==> flow/design.v <==
`timescale 1ns/1ps
module axi_fifo #(
    parameter WIDTH     = 32,
    parameter DEPTH     = 16,
    parameter PTR_WIDTH = 4    
)(
    input  logic             clk,
    input  logic             resetn, 
    input  logic             push,
    input  logic [WIDTH-1:0] fifo_wdata,
    input  logic             pop,
    output wire  [WIDTH-1:0] fifo_rdata,
    output wire              fifo_full,
    output wire              fifo_empty
);
logic [WIDTH-1:0]   mem [DEPTH-1:0];
logic [PTR_WIDTH:0] wptr;
logic [PTR_WIDTH:0] rptr;
wire [PTR_WIDTH:0] fill_level;
wire               wrap;
always @(posedge clk) begin
    if (push && (!fifo_full)) begin
        mem[wptr[PTR_WIDTH-1:0]] <= fifo_wdata;
    end
end
always @(posedge clk or negedge resetn) begin
    if (!resetn) begin
        wptr <= {PTR_WIDTH+1{1'b0}};
    end else if (push && (!fifo_full)) begin
        wptr <= wptr + {{(PTR_WIDTH){1'b0}}, 1'b1};
    end
end
always @(posedge clk or negedge resetn) begin
    if (!resetn) begin
        rptr <= {PTR_WIDTH+1{1'b0}};
    end else if (pop && (!fifo_empty)) begin
        rptr <= rptr + {{(PTR_WIDTH){1'b0}}, 1'b1};
    end
end
assign wrap = wptr[PTR_WIDTH] ^ rptr[PTR_WIDTH];
assign fill_level = {wrap, wptr[PTR_WIDTH-1:0]} - {1'b0, rptr[PTR_WIDTH-1:0]};
assign fifo_full = (fill_level == DEPTH);
assign fifo_empty = (fill_level == {PTR_WIDTH+1{1'b0}});
assign fifo_rdata = mem[rptr[PTR_WIDTH-1:0]];
endmodule
`timescale 1ns/1ps
module axi4_dut 
   (
    input wire ACLK,
    input wire ARESETn,
    input wire [4-1:0] MEM_AWID,
    input wire [32-1:0] MEM_AWADDR,
    input wire [8-1:0] MEM_AWLEN,
    input wire [3-1:0] MEM_AWSIZE,
    input wire [2-1:0] MEM_AWBURST,
    input wire [1-1:0] MEM_AWLOCK,
    input wire [4-1:0] MEM_AWCACHE,
    input wire [3-1:0] MEM_AWPROT,
    input wire [4-1:0] MEM_AWQOS,
    input wire MEM_AWVALID,
    output wire MEM_AWREADY,
    input wire [32-1:0] MEM_WDATA,
    input wire [(32/8)-1:0] MEM_WSTRB,
    input wire MEM_WLAST,
    input wire MEM_WVALID,
    output wire MEM_WREADY,
    output wire [4-1:0] MEM_BID,
    output wire [2-1:0] MEM_BRESP,
    output wire MEM_BVALID,
    input wire MEM_BREADY,
    input wire [4-1:0] MEM_ARID,
    input wire [32-1:0] MEM_ARADDR,
    input wire [8-1:0] MEM_ARLEN,
    input wire [3-1:0] MEM_ARSIZE,
    input wire [2-1:0] MEM_ARBURST,
    input wire [1-1:0] MEM_ARLOCK,
    input wire [4-1:0] MEM_ARCACHE,
    input wire [3-1:0] MEM_ARPROT,
    input wire [4-1:0] MEM_ARQOS,
    input wire MEM_ARVALID,
    output wire MEM_ARREADY,
    output wire [4-1:0] MEM_RID,
    output wire [32-1:0] MEM_RDATA,
    output wire [2-1:0] MEM_RRESP,
    output wire MEM_RLAST,
    output wire MEM_RVALID,
    input wire MEM_RREADY
);
reg [32-1:0] reg_bank [0:32-1];
wire	aw_push;
wire	aw_pop;
wire	w_push;
wire	w_pop;
wire	ar_push;
wire	ar_pop;
wire	r_push;
wire	r_pop;
wire	b_push;
wire	b_pop;
wire	aw_fifo_full;
wire	aw_fifo_empty;
wire	w_fifo_full;
wire	w_fifo_empty;
wire	ar_fifo_full;
wire	ar_fifo_empty;
wire	r_fifo_full;
wire	r_fifo_empty;
wire	b_fifo_full;
wire	b_fifo_empty;
wire [(32 + 8 + 3 + 2 + 4 + 3 + 1 + 4 +  4 + 7  )-1:0] aw_fifo_wdata;
wire [(32 + 8 + 3 + 2 + 4 + 3 + 1 + 4 +  4 + 7  )-1:0] aw_fifo_rdata;
wire [( 32 + 8 + 3 + 2 + 4 + 3 +1 +4 +4 + 7 )-1:0] ar_fifo_wdata;
wire [( 32 + 8 + 3 + 2 + 4 + 3 +1 +4 +4 + 7 )-1:0] ar_fifo_rdata;
wire [(1 + (32/8) + 32 )-1:0]  w_fifo_wdata;
wire [(1 + (32/8) + 32 )-1:0]  w_fifo_rdata;
wire [( 32 + 2 + 4 + 2 )-1:0]  r_fifo_rdata;
wire [(2 + 4 )-1:0]  b_fifo_wdata;
wire [(2 + 4 )-1:0]  b_fifo_rdata;
reg [( 32 + 2 + 4 + 2 )-1:0] r_fifo_wdata;
reg [2-1:0] bresp_int;  
axi_fifo #(
    .WIDTH((32 + 8 + 3 + 2 + 4 + 3 + 1 + 4 +  4 + 7  )),
    .DEPTH(16),
    .PTR_WIDTH(4)
) aw_fifo (
    .clk(ACLK),
    .resetn(ARESETn),
    .push(aw_push),
    .fifo_wdata(aw_fifo_wdata),
    .pop(aw_pop),
    .fifo_rdata(aw_fifo_rdata),
    .fifo_full(aw_fifo_full),
    .fifo_empty(aw_fifo_empty)
);
assign aw_push = MEM_AWVALID && MEM_AWREADY && !aw_fifo_full;
assign MEM_AWREADY = !aw_fifo_full;
assign aw_pop = !aw_fifo_empty && !w_fifo_empty && !b_fifo_full;
assign aw_fifo_wdata = {MEM_AWID, MEM_AWADDR, MEM_AWLEN, {{1'b0}, MEM_AWSIZE}, {{2'b00}, MEM_AWBURST}, MEM_AWCACHE, {{1'b0}, MEM_AWPROT}, {{3'b000}, MEM_AWLOCK}, MEM_AWQOS};  
axi_fifo #(
    .WIDTH((1 + (32/8) + 32 )),
    .DEPTH(16),
    .PTR_WIDTH(4)
) w_fifo (
    .clk(ACLK),
    .resetn(ARESETn),
    .push(w_push),
    .fifo_wdata(w_fifo_wdata),
    .pop(w_pop),
    .fifo_rdata(w_fifo_rdata),
    .fifo_full(w_fifo_full),
    .fifo_empty(w_fifo_empty)
);
assign w_push = MEM_WVALID && MEM_WREADY && !w_fifo_full;
assign MEM_WREADY = !w_fifo_full;
assign w_pop = !w_fifo_empty && aw_pop;
assign w_fifo_wdata = {MEM_WLAST, MEM_WSTRB, MEM_WDATA};
axi_fifo #(
    .WIDTH((2 + 4 )),
    .DEPTH(16),
    .PTR_WIDTH(4)
) b_fifo (
    .clk(ACLK),
    .resetn(ARESETn),
    .push(b_push),
    .fifo_wdata(b_fifo_wdata),
    .pop(b_pop),
    .fifo_rdata(b_fifo_rdata),
    .fifo_full(b_fifo_full),
    .fifo_empty(b_fifo_empty)
);
assign b_push = w_pop && !b_fifo_full && aw_pop;
assign b_pop = MEM_BREADY && MEM_BVALID;
assign MEM_BVALID = !b_fifo_empty;
assign MEM_BID = b_fifo_rdata[(2 + 4 )-1:(2 + 4 )-4];
assign MEM_BRESP = b_fifo_rdata[(2 + 4 )-4-1:0];
assign b_fifo_wdata = {aw_fifo_rdata[(32 + 8 + 3 + 2 + 4 + 3 + 1 + 4 +  4 + 7  )-1:(32 + 8 + 3 + 2 + 4 + 3 + 1 + 4 +  4 + 7  )-4], bresp_int};
axi_fifo #(
    .WIDTH(( 32 + 8 + 3 + 2 + 4 + 3 +1 +4 +4 + 7 )),
    .DEPTH(16),
    .PTR_WIDTH(4)
) ar_fifo (
    .clk(ACLK),
    .resetn(ARESETn),
    .push(ar_push),
    .fifo_wdata(ar_fifo_wdata),
    .pop(ar_pop),
    .fifo_rdata(ar_fifo_rdata),
    .fifo_full(ar_fifo_full),
    .fifo_empty(ar_fifo_empty)
);
assign ar_push = MEM_ARVALID && MEM_ARREADY && !ar_fifo_full;  
assign MEM_ARREADY = !ar_fifo_full;
assign ar_pop = !ar_fifo_empty && !r_fifo_full;
assign ar_fifo_wdata = {MEM_ARID, MEM_ARADDR, MEM_ARLEN, {{1'b0}, MEM_ARSIZE}, {{2'b00}, MEM_ARBURST}, MEM_ARCACHE, {{1'b0}, MEM_ARPROT}, {{3'b000}, MEM_ARLOCK}, MEM_ARQOS};
axi_fifo #(
    .WIDTH(( 32 + 2 + 4 + 2 )),
    .DEPTH(16),
    .PTR_WIDTH(4)
) r_fifo (
    .clk(ACLK),
    .resetn(ARESETn),
    .push(r_push),
    .fifo_wdata(r_fifo_wdata),
    .pop(r_pop),
    .fifo_rdata(r_fifo_rdata),
    .fifo_full(r_fifo_full),
    .fifo_empty(r_fifo_empty)
);
assign r_push = ar_pop && !r_fifo_full;
assign r_pop = MEM_RREADY && MEM_RVALID;
assign MEM_RVALID = !r_fifo_empty;
assign MEM_RID = r_fifo_rdata[( 32 + 2 + 4 + 2 )-1:2+2+32];
assign MEM_RDATA = r_fifo_rdata[32-1:0];
assign MEM_RRESP = r_fifo_rdata[2+2+32-1:32];
assign MEM_RLAST = 1'b1;
always @(posedge ACLK or negedge ARESETn) begin
    if (!ARESETn) begin
        integer i;
        for (i = 0; i < 32; i = i + 1) begin
            reg_bank[i] <= {32{1'b0}};
        end
    end else begin
        if (aw_pop && w_pop) begin
            if (aw_fifo_rdata[(32 + 8 + 3 + 2 + 4 + 3 + 1 + 4 +  4 + 7  )-5:32] >= 32'h00000000 && aw_fifo_rdata[(32 + 8 + 3 + 2 + 4 + 3 + 1 + 4 +  4 + 7  )-5:32] <= 32'h0000001F) begin
                reg_bank[aw_fifo_rdata[(32 + 8 + 3 + 2 + 4 + 3 + 1 + 4 +  4 + 7  )-5:32]] <= w_fifo_rdata[32-1:0];
            end
        end
    end
end
always @(*) begin
    bresp_int = 2'b00;
    if (aw_pop && w_pop) begin
        if (aw_fifo_rdata[(32 + 8 + 3 + 2 + 4 + 3 + 1 + 4 +  4 + 7  )-5:32] >= 32'h00000000 && aw_fifo_rdata[(32 + 8 + 3 + 2 + 4 + 3 + 1 + 4 +  4 + 7  )-5:32] <= 32'h0000001F) begin
            bresp_int = 2'b00;  
        end else begin
            bresp_int = 2'b11;  
        end
    end
end
always @(*) begin
    r_fifo_wdata = {( 32 + 2 + 4 + 2 ){1'b0}};
    if (!ARESETn) begin
        r_fifo_wdata = {( 32 + 2 + 4 + 2 ){1'b0}};
    end else begin
        if (ar_pop) begin
            if (ar_fifo_rdata[( 32 + 8 + 3 + 2 + 4 + 3 +1 +4 +4 + 7 )-5:32] >= 32'h00000000 && ar_fifo_rdata[( 32 + 8 + 3 + 2 + 4 + 3 +1 +4 +4 + 7 )-5:32] <= 32'h0000001F) begin
                r_fifo_wdata = {ar_fifo_rdata[( 32 + 8 + 3 + 2 + 4 + 3 +1 +4 +4 + 7 )-1:( 32 + 8 + 3 + 2 + 4 + 3 +1 +4 +4 + 7 )-4], {{2'b00}, 2'b00}, reg_bank[ar_fifo_rdata[( 32 + 8 + 3 + 2 + 4 + 3 +1 +4 +4 + 7 )-5:32]]};
            end else begin
                r_fifo_wdata = {ar_fifo_rdata[( 32 + 8 + 3 + 2 + 4 + 3 +1 +4 +4 + 7 )-1:( 32 + 8 + 3 + 2 + 4 + 3 +1 +4 +4 + 7 )-4], {{2'b00}, 2'b11}, {32{1'b0}}};  
            end
        end
    end
end
endmodule
; ---- From RTL to reports: axi4_dut
; Tool output for the design above before and after an edit, in the order of the flow.
; "before" refers to lines of the RTL above, "after" to lines of the edited file.
; "delta": "after" minus "before" as printed here.
; Library cell names are shortened.
; Not given: n/a
[design]
design = axi4_dut
clock = ACLK
lib = sky130hd
pvt_corner = tt_025C_1v80

; ---- Edit of the RTL
; Unified diff, file above to edited file.
; This change comes from a script, not from a designer. The edited design behaves differently; no optimisation was intended.
; begin of diff
@@ -154,5 +154,7 @@
 assign MEM_WREADY = !w_fifo_full;
 assign w_pop = !w_fifo_empty && aw_pop;
-assign w_fifo_wdata = {MEM_WLAST, MEM_WSTRB, MEM_WDATA};
+reg [(1 + (32/8) + 32 )-1:0] w_fifo_wdata_ff;
+always @(posedge ACLK) w_fifo_wdata_ff <= {MEM_WLAST, MEM_WSTRB, MEM_WDATA};
+assign w_fifo_wdata = w_fifo_wdata_ff;
 axi_fifo #(
     .WIDTH((2 + 4 )),
; end of diff

; ---- Elaborated design
; Yosys after proc, flatten, opt, wreduce and memory -nomap, before mapping. Enables and synchronous resets that opt folds into registers are not counted as muxes. Print and check cells are not counted. Equal cells are merged and count once.
; Yosys's memory passes give these memory sizes; they may raise the number of words (mostly to a power of two), join words into wider ones and drop unused or constant bits.
[word_totals]
columns = item, before, after, delta
row1 = n_memories, 5, 5, 0
row2 = wordCells, 236, 237, 1
row3 = ram_bits, 3504, 3504, 0
row4 = regBits, 1074, 1111, 37
row5 = out_inout_bits, 50, 50, 0
[memory_table]
columns = item, before, after
row1 = mem_shapes, ar_fifo.mem 16 x 68 bit 1R1W; aw_fifo.mem 16 x 68 bit 1R1W; r_fifo.mem 16 x 40 bit 1R1W; w_fifo.mem 16 x 37 bit 1R1W; b_fifo.mem 16 x 6 bit 1R1W, ar_fifo.mem 16 x 68 bit 1R1W; aw_fifo.mem 16 x 68 bit 1R1W; r_fifo.mem 16 x 40 bit 1R1W; w_fifo.mem 16 x 37 bit 1R1W; b_fifo.mem 16 x 6 bit 1R1W
[classes]
columns = item, before, after, delta
row1 = n_mux, 21, 21, 0
row2 = equal, 67, 67, 0
row3 = cmp, 4, 4, 0
row4 = reduce_logical, 77, 77, 0
row5 = logic, 5, 5, 0
row6 = add_sub_neg, 15, 15, 0
; Unchanged operator kinds not shown: 23.

; ---- Longest topological paths
; Longest topological path by Yosys (ltp), each cell counted once; first at word level (registers and memories cut), then after technology mapping (sequential cells cut; the memories' decode and read muxes count).
[logic_depth]
columns = item, before, after, delta
row1 = word_depth, 11, 11, 0
row2 = ABC_AREA, 0, 0, n/a
row3 = ltp_mapped, 15, 15, 0
row4 = mapped_depth_nobuf, 10, 11, 1

; ---- Netlist
; The flow's flattened synthesis, as Yosys stat reports it; memories are mapped. The netlist is that of the ABC_AREA named above (0 if unset); the other value can give another one.
[by_type]
columns = type, before, after, delta
row1 = mux2_1, 349, 133, -216
row2 = mux2_2, 704, 906, 202
row3 = a22o_1, 26, 88, 62
row4 = clkbuf_1, 280, 229, -51
row5 = nand2_1, 128, 177, 49
row6 = nor3_1, 84, 44, -40
row7 = buf_1, 55, 93, 38
row8 = a2111oi_0, 47, 9, -38
row9 = and3_1, 64, 28, -36
row10 = nand3_1, 107, 75, -32
row11 = mux2i_1, 97, 65, -32
row12 = dfxtp_1, 0, 32, 32
row13 = a221oi_1, 39, 69, 30
row14 = nor2_1, 113, 141, 28
row15 = o2111ai_1, 41, 13, -28
row16 = o2bb2ai_1, 6, 26, 20
row17 = a22oi_1, 141, 157, 16
row18 = a32o_1, 33, 17, -16
; Unchanged cell types not shown: 11.
; Not every row of either side is listed.
[mapped]
columns = item, before, after, delta
row1 = mapped_area_um2, 133608.1, 133730.8, 122.7
row2 = stdcells, 7214, 7250, 36
row3 = flip_flops, 3410, 3442, 32
row4 = buffers, 482, 474, -8
; The figures by module come from a second, unflattened synthesis with its own total; it is not the netlist above.
[hier_totals]
columns = item, before, after, delta
row1 = hier_cells, 9222, 9267, 45
row2 = hier_area_um2, 182471.3, 183365.9, 894.6
; Rows give one instance, submodules left out.
[modules_before]
columns = module, mod_area_um2, seq_area_um2, n_cells, instances
row1 = axi_fifo, 41609.9, 32921.6, 1594, 2
row2 = axi4_dut, 46652.2, 25624.6, 3681, 1
row3 = axi_fifo, 25072.8, 19468.7, 1192, 1
row4 = axi_fifo, 23034.6, 18027.3, 908, 1
row5 = axi_fifo, 4491.8, 3133.0, 253, 1
[modules_after]
columns = module, mod_area_um2, seq_area_um2, n_cells, instances
row1 = axi_fifo, 41609.9, 32921.6, 1594, 2
row2 = axi4_dut, 47546.9, 26365.3, 3726, 1
row3 = axi_fifo, 25072.8, 19468.7, 1192, 1
row4 = axi_fifo, 23034.6, 18027.3, 908, 1
row5 = axi_fifo, 4491.8, 3133.0, 253, 1

; ---- Timing after synthesis
; OpenSTA on the mapped netlist: ideal clock, no wires. The path of least setup slack (recovery checks aside). Input and output delay are each 20% of the period. Register names are those of the netlist, which keeps one name where synthesis merged equal registers.
[synth_path]
columns = item, before, after, delta
row1 = path_type, register -> register, register -> register, n/a
row2 = from, reg ar_fifo.rptr[2], reg r_fifo.rptr[3], n/a
row3 = to, mem r_fifo.mem[3][0], mem r_fifo.mem[0][0], n/a
row4 = clock_period_ps, 10000, 10000, 0
row5 = delay_ps, 6268, 5904, -364
row6 = setup_time_ps, 477, 477, 0
row7 = slack_ps, 3732, 4095, 363
row8 = driving_pins, 15, 11, -4
row9 = arrival_ps, 5791, 5427, -364
row10 = synth_period_reached_ps, 6268, 5905, -363
; "delay_ps" is the arrival time less input delay plus setup time.
; "driving_pins" counts driving pins, that of a launching flip-flop among them; a cell with two outputs on the path counts twice.
; "synth_period_reached_ps" = period - worst setup slack (recovery checks aside). The figure is calculated, with input and output delays left at 20% of the set period.
; The rows between start and end are the longest chain of elaborated cells between them; the timing report does not say that the signal goes this way. Where chains are equally long, one stands for them.
; Each line given opens the expression or statement behind the cell; cells for indexed reads and writes are added by Yosys, which also makes memories of some case tables.
; before: Only ways into the end's enable, where the timed path ends, are counted here.
[synth_via_before]
path_cell_list = dfrtp_1 > buf_2 > clkbuf_1 > clkbuf_1 > buf_1 > clkinv_1 > ha_1 > o21ai_0 > a21bo_2 > a22oi_1 > nor2_1 > a22oi_1 > clkbuf_1 > nand2_1 > nor3_1
elab_chain_cells = 7
cells_between = 8
cone_classes = add/sub: 1; mux: 2; reduce/logical: 5
[synth_rtl_before]
columns = item, line
row1 = from (decl), 18  ; logic [PTR_WIDTH:0] rptr;
row2 = from (assign), 35  ; rptr <= {PTR_WIDTH+1{1'b0}};
row3 = from (assign), 37  ; rptr <= rptr + {{(PTR_WIDTH){1'b0}}, 1'b1};
row4 = 5-bit by 4-bit subtractor with 5-bit output, 41  ; assign fill_level = {wrap, wptr[PTR_WIDTH-1:0]} - {1'b0, rptr[PTR_WIDTH-1:0]};
row5 = 5-bit zero test, 43  ; assign fifo_empty = (fill_level == {PTR_WIDTH+1{1'b0}});
row6 = 1-bit zero test, 193  ; assign ar_pop = !ar_fifo_empty && !r_fifo_full;
row7 = 1-bit logical AND, 193
row8 = 1-bit logical AND, 209  ; assign r_push = ar_pop && !r_fifo_full;
row9 = 1-bit logical AND, 22  ; if (push && (!fifo_full)) begin
row10 = 4-bit two-way mux, 22
row11 = to (decl), 16  ; logic [WIDTH-1:0]   mem [DEPTH-1:0];
; after: Only ways into the end's enable, where the timed path ends, are counted here.
[synth_via_after]
path_cell_list = dfrtp_1 > inv_1 > clkbuf_1 > clkbuf_1 > ha_1 > a21boi_0 > o211ai_1 > o22a_1 > buf_1 > nand2_1 > nor3_1
elab_chain_cells = 7
cells_between = 8
cone_classes = add/sub: 1; eq/ne: 1; mux: 2; reduce/logical: 4
[synth_rtl_after]
columns = item, line
row1 = from (decl), 18  ; logic [PTR_WIDTH:0] rptr;
row2 = from (assign), 35  ; rptr <= {PTR_WIDTH+1{1'b0}};
row3 = from (assign), 37  ; rptr <= rptr + {{(PTR_WIDTH){1'b0}}, 1'b1};
row4 = 5-bit by 4-bit subtractor with 5-bit output, 41  ; assign fill_level = {wrap, wptr[PTR_WIDTH-1:0]} - {1'b0, rptr[PTR_WIDTH-1:0]};
row5 = 5-bit equality test, 42  ; assign fifo_full = (fill_level == DEPTH);
row6 = 1-bit zero test, 195  ; assign ar_pop = !ar_fifo_empty && !r_fifo_full;
row7 = 1-bit logical AND, 195
row8 = 1-bit logical AND, 211  ; assign r_push = ar_pop && !r_fifo_full;
row9 = 1-bit logical AND, 22  ; if (push && (!fifo_full)) begin
row10 = 4-bit two-way mux, 22
row11 = to (decl), 16  ; logic [WIDTH-1:0]   mem [DEPTH-1:0];

; ---- Timing after layout
; Path of least setup slack in the final report of each run of pair 1 (OpenROAD, finished layout, wires in). Where an end is a register, its clock arrival counts in the times.
; The report prints the path's times to 10 ps; the period is as set.
[layout_path]
columns = item, before, after, delta
row1 = path_type, register -> output, register -> output, n/a
row2 = from, reg r_fifo.rptr[0], reg r_fifo.rptr[0], n/a
row3 = to, out MEM_RDATA[11], out MEM_RDATA[18], n/a
row4 = slack_ps, 3160, 3570, 410
row5 = clock_period_ps, 10000, 10000, 0
row6 = driving_pins, 6, 5, -1
row7 = arrival_ps, 4840, 4430, -410
; The rows between start and end are the longest chain of elaborated cells between them; the timing report does not say that the signal goes this way. Where chains are equally long, one stands for them.
; A memory read counts as a cell of the chain, while the word-level depth stops at memories.
[layout_via_before]
path_cell_list = dfrtp_4 > buf_12 > buf_4 > mux4_2 > mux4_2 > clkdlybuf4s50_1
elab_chain_cells = 1
cells_between = 1
cone_lines = 1
cone_classes = memory: 1
[layout_rtl_before]
columns = item, line
row1 = from (decl), 18  ; logic [PTR_WIDTH:0] rptr;
row2 = from (assign), 35  ; rptr <= {PTR_WIDTH+1{1'b0}};
row3 = from (assign), 37  ; rptr <= rptr + {{(PTR_WIDTH){1'b0}}, 1'b1};
row4 = memory 16 x 40 bit, 16  ; logic [WIDTH-1:0]   mem [DEPTH-1:0];
row5 = to (decl), 83  ; output wire [32-1:0] MEM_RDATA,
[layout_via_after]
path_cell_list = dfrtp_4 > buf_12 > mux4_2 > mux4_2 > clkdlybuf4s50_1
elab_chain_cells = 1
cells_between = 1
cone_lines = 1
cone_classes = memory: 1
[layout_rtl_after]
columns = item, line
row1 = from (decl), 18  ; logic [PTR_WIDTH:0] rptr;
row2 = from (assign), 35  ; rptr <= {PTR_WIDTH+1{1'b0}};
row3 = from (assign), 37  ; rptr <= rptr + {{(PTR_WIDTH){1'b0}}, 1'b1};
row4 = memory 16 x 40 bit, 16  ; logic [WIDTH-1:0]   mem [DEPTH-1:0];
row5 = to (decl), 83  ; output wire [32-1:0] MEM_RDATA,

; ---- Flow runs
; Runs of the flow (Yosys, OpenROAD) on both versions; the two runs of a pair have the same settings. The constraints put input and output delay at 20% of the set period each and load the outputs with 0.01 pF.
[flow_settings_pair_1]
CORE_UTILIZATION = 40
PLACE_DENSITY = 0.6
period_ns = 10.0
CAP_MARGIN = 20
CORE_MARGIN = 2
SLEW_MARGIN = 20
[measured_pair_1]
columns = item, before, after, delta
row1 = power_w, 0.046355, 0.047224, 0.000869
row2 = achieved_period_ps, 6840, 6429, -411
row3 = tns_ps, 0, 0, 0
row4 = final_setup_ws_ps, 3160, 3571, 411
row5 = ws_hold_ps, 483, 482, -1
row6 = layout_utilization_pct, 46.1, 45.7, -0.4
row7 = synthArea_um2, 133608.1, 133730.8, 122.7
row8 = total_die_area_um2, 338660.0, 338968.0, 308.0
row9 = cell_area_final_um2, 153392.0, 152420.0, -972.0
[flow_settings_pair_2]
CORE_ASPECT_RATIO = 0.67
CORE_UTILIZATION = 21
GPL_ROUTABILITY_DRIVEN = 1
PLACE_DENSITY_LB_ADDON = 0.23
SETUP_SLACK_MARGIN = -0.49
TNS_END_PERCENT = 80
period_ns = 4.86
CAP_MARGIN = 20
CORE_MARGIN = 2
SLEW_MARGIN = 20
[measured_pair_2]
columns = item, before, after, delta
row1 = power_w, 0.100169, 0.102532, 0.002363
row2 = achieved_period_ps, 4995, 5019, 24
row3 = tns_ps, -4660, -2017, 2643
row4 = final_setup_ws_ps, -135, -159, -24
row5 = ws_hold_ps, 482, 452, -30
row6 = layout_utilization_pct, 25.6, 25.5, -0.1
row7 = synthArea_um2, 133608.1, 133730.8, 122.7
row8 = total_die_area_um2, 642752.0, 643341.0, 589.0
row9 = cell_area_final_um2, 161786.0, 161336.0, -450.0
; "achieved_period_ps" = clock period - worst setup slack. The figure is calculated, with input and output delays left at 20% of the set period.
; "power_w" rests on the timing tool's default activity at the inputs, not on a simulated workload.
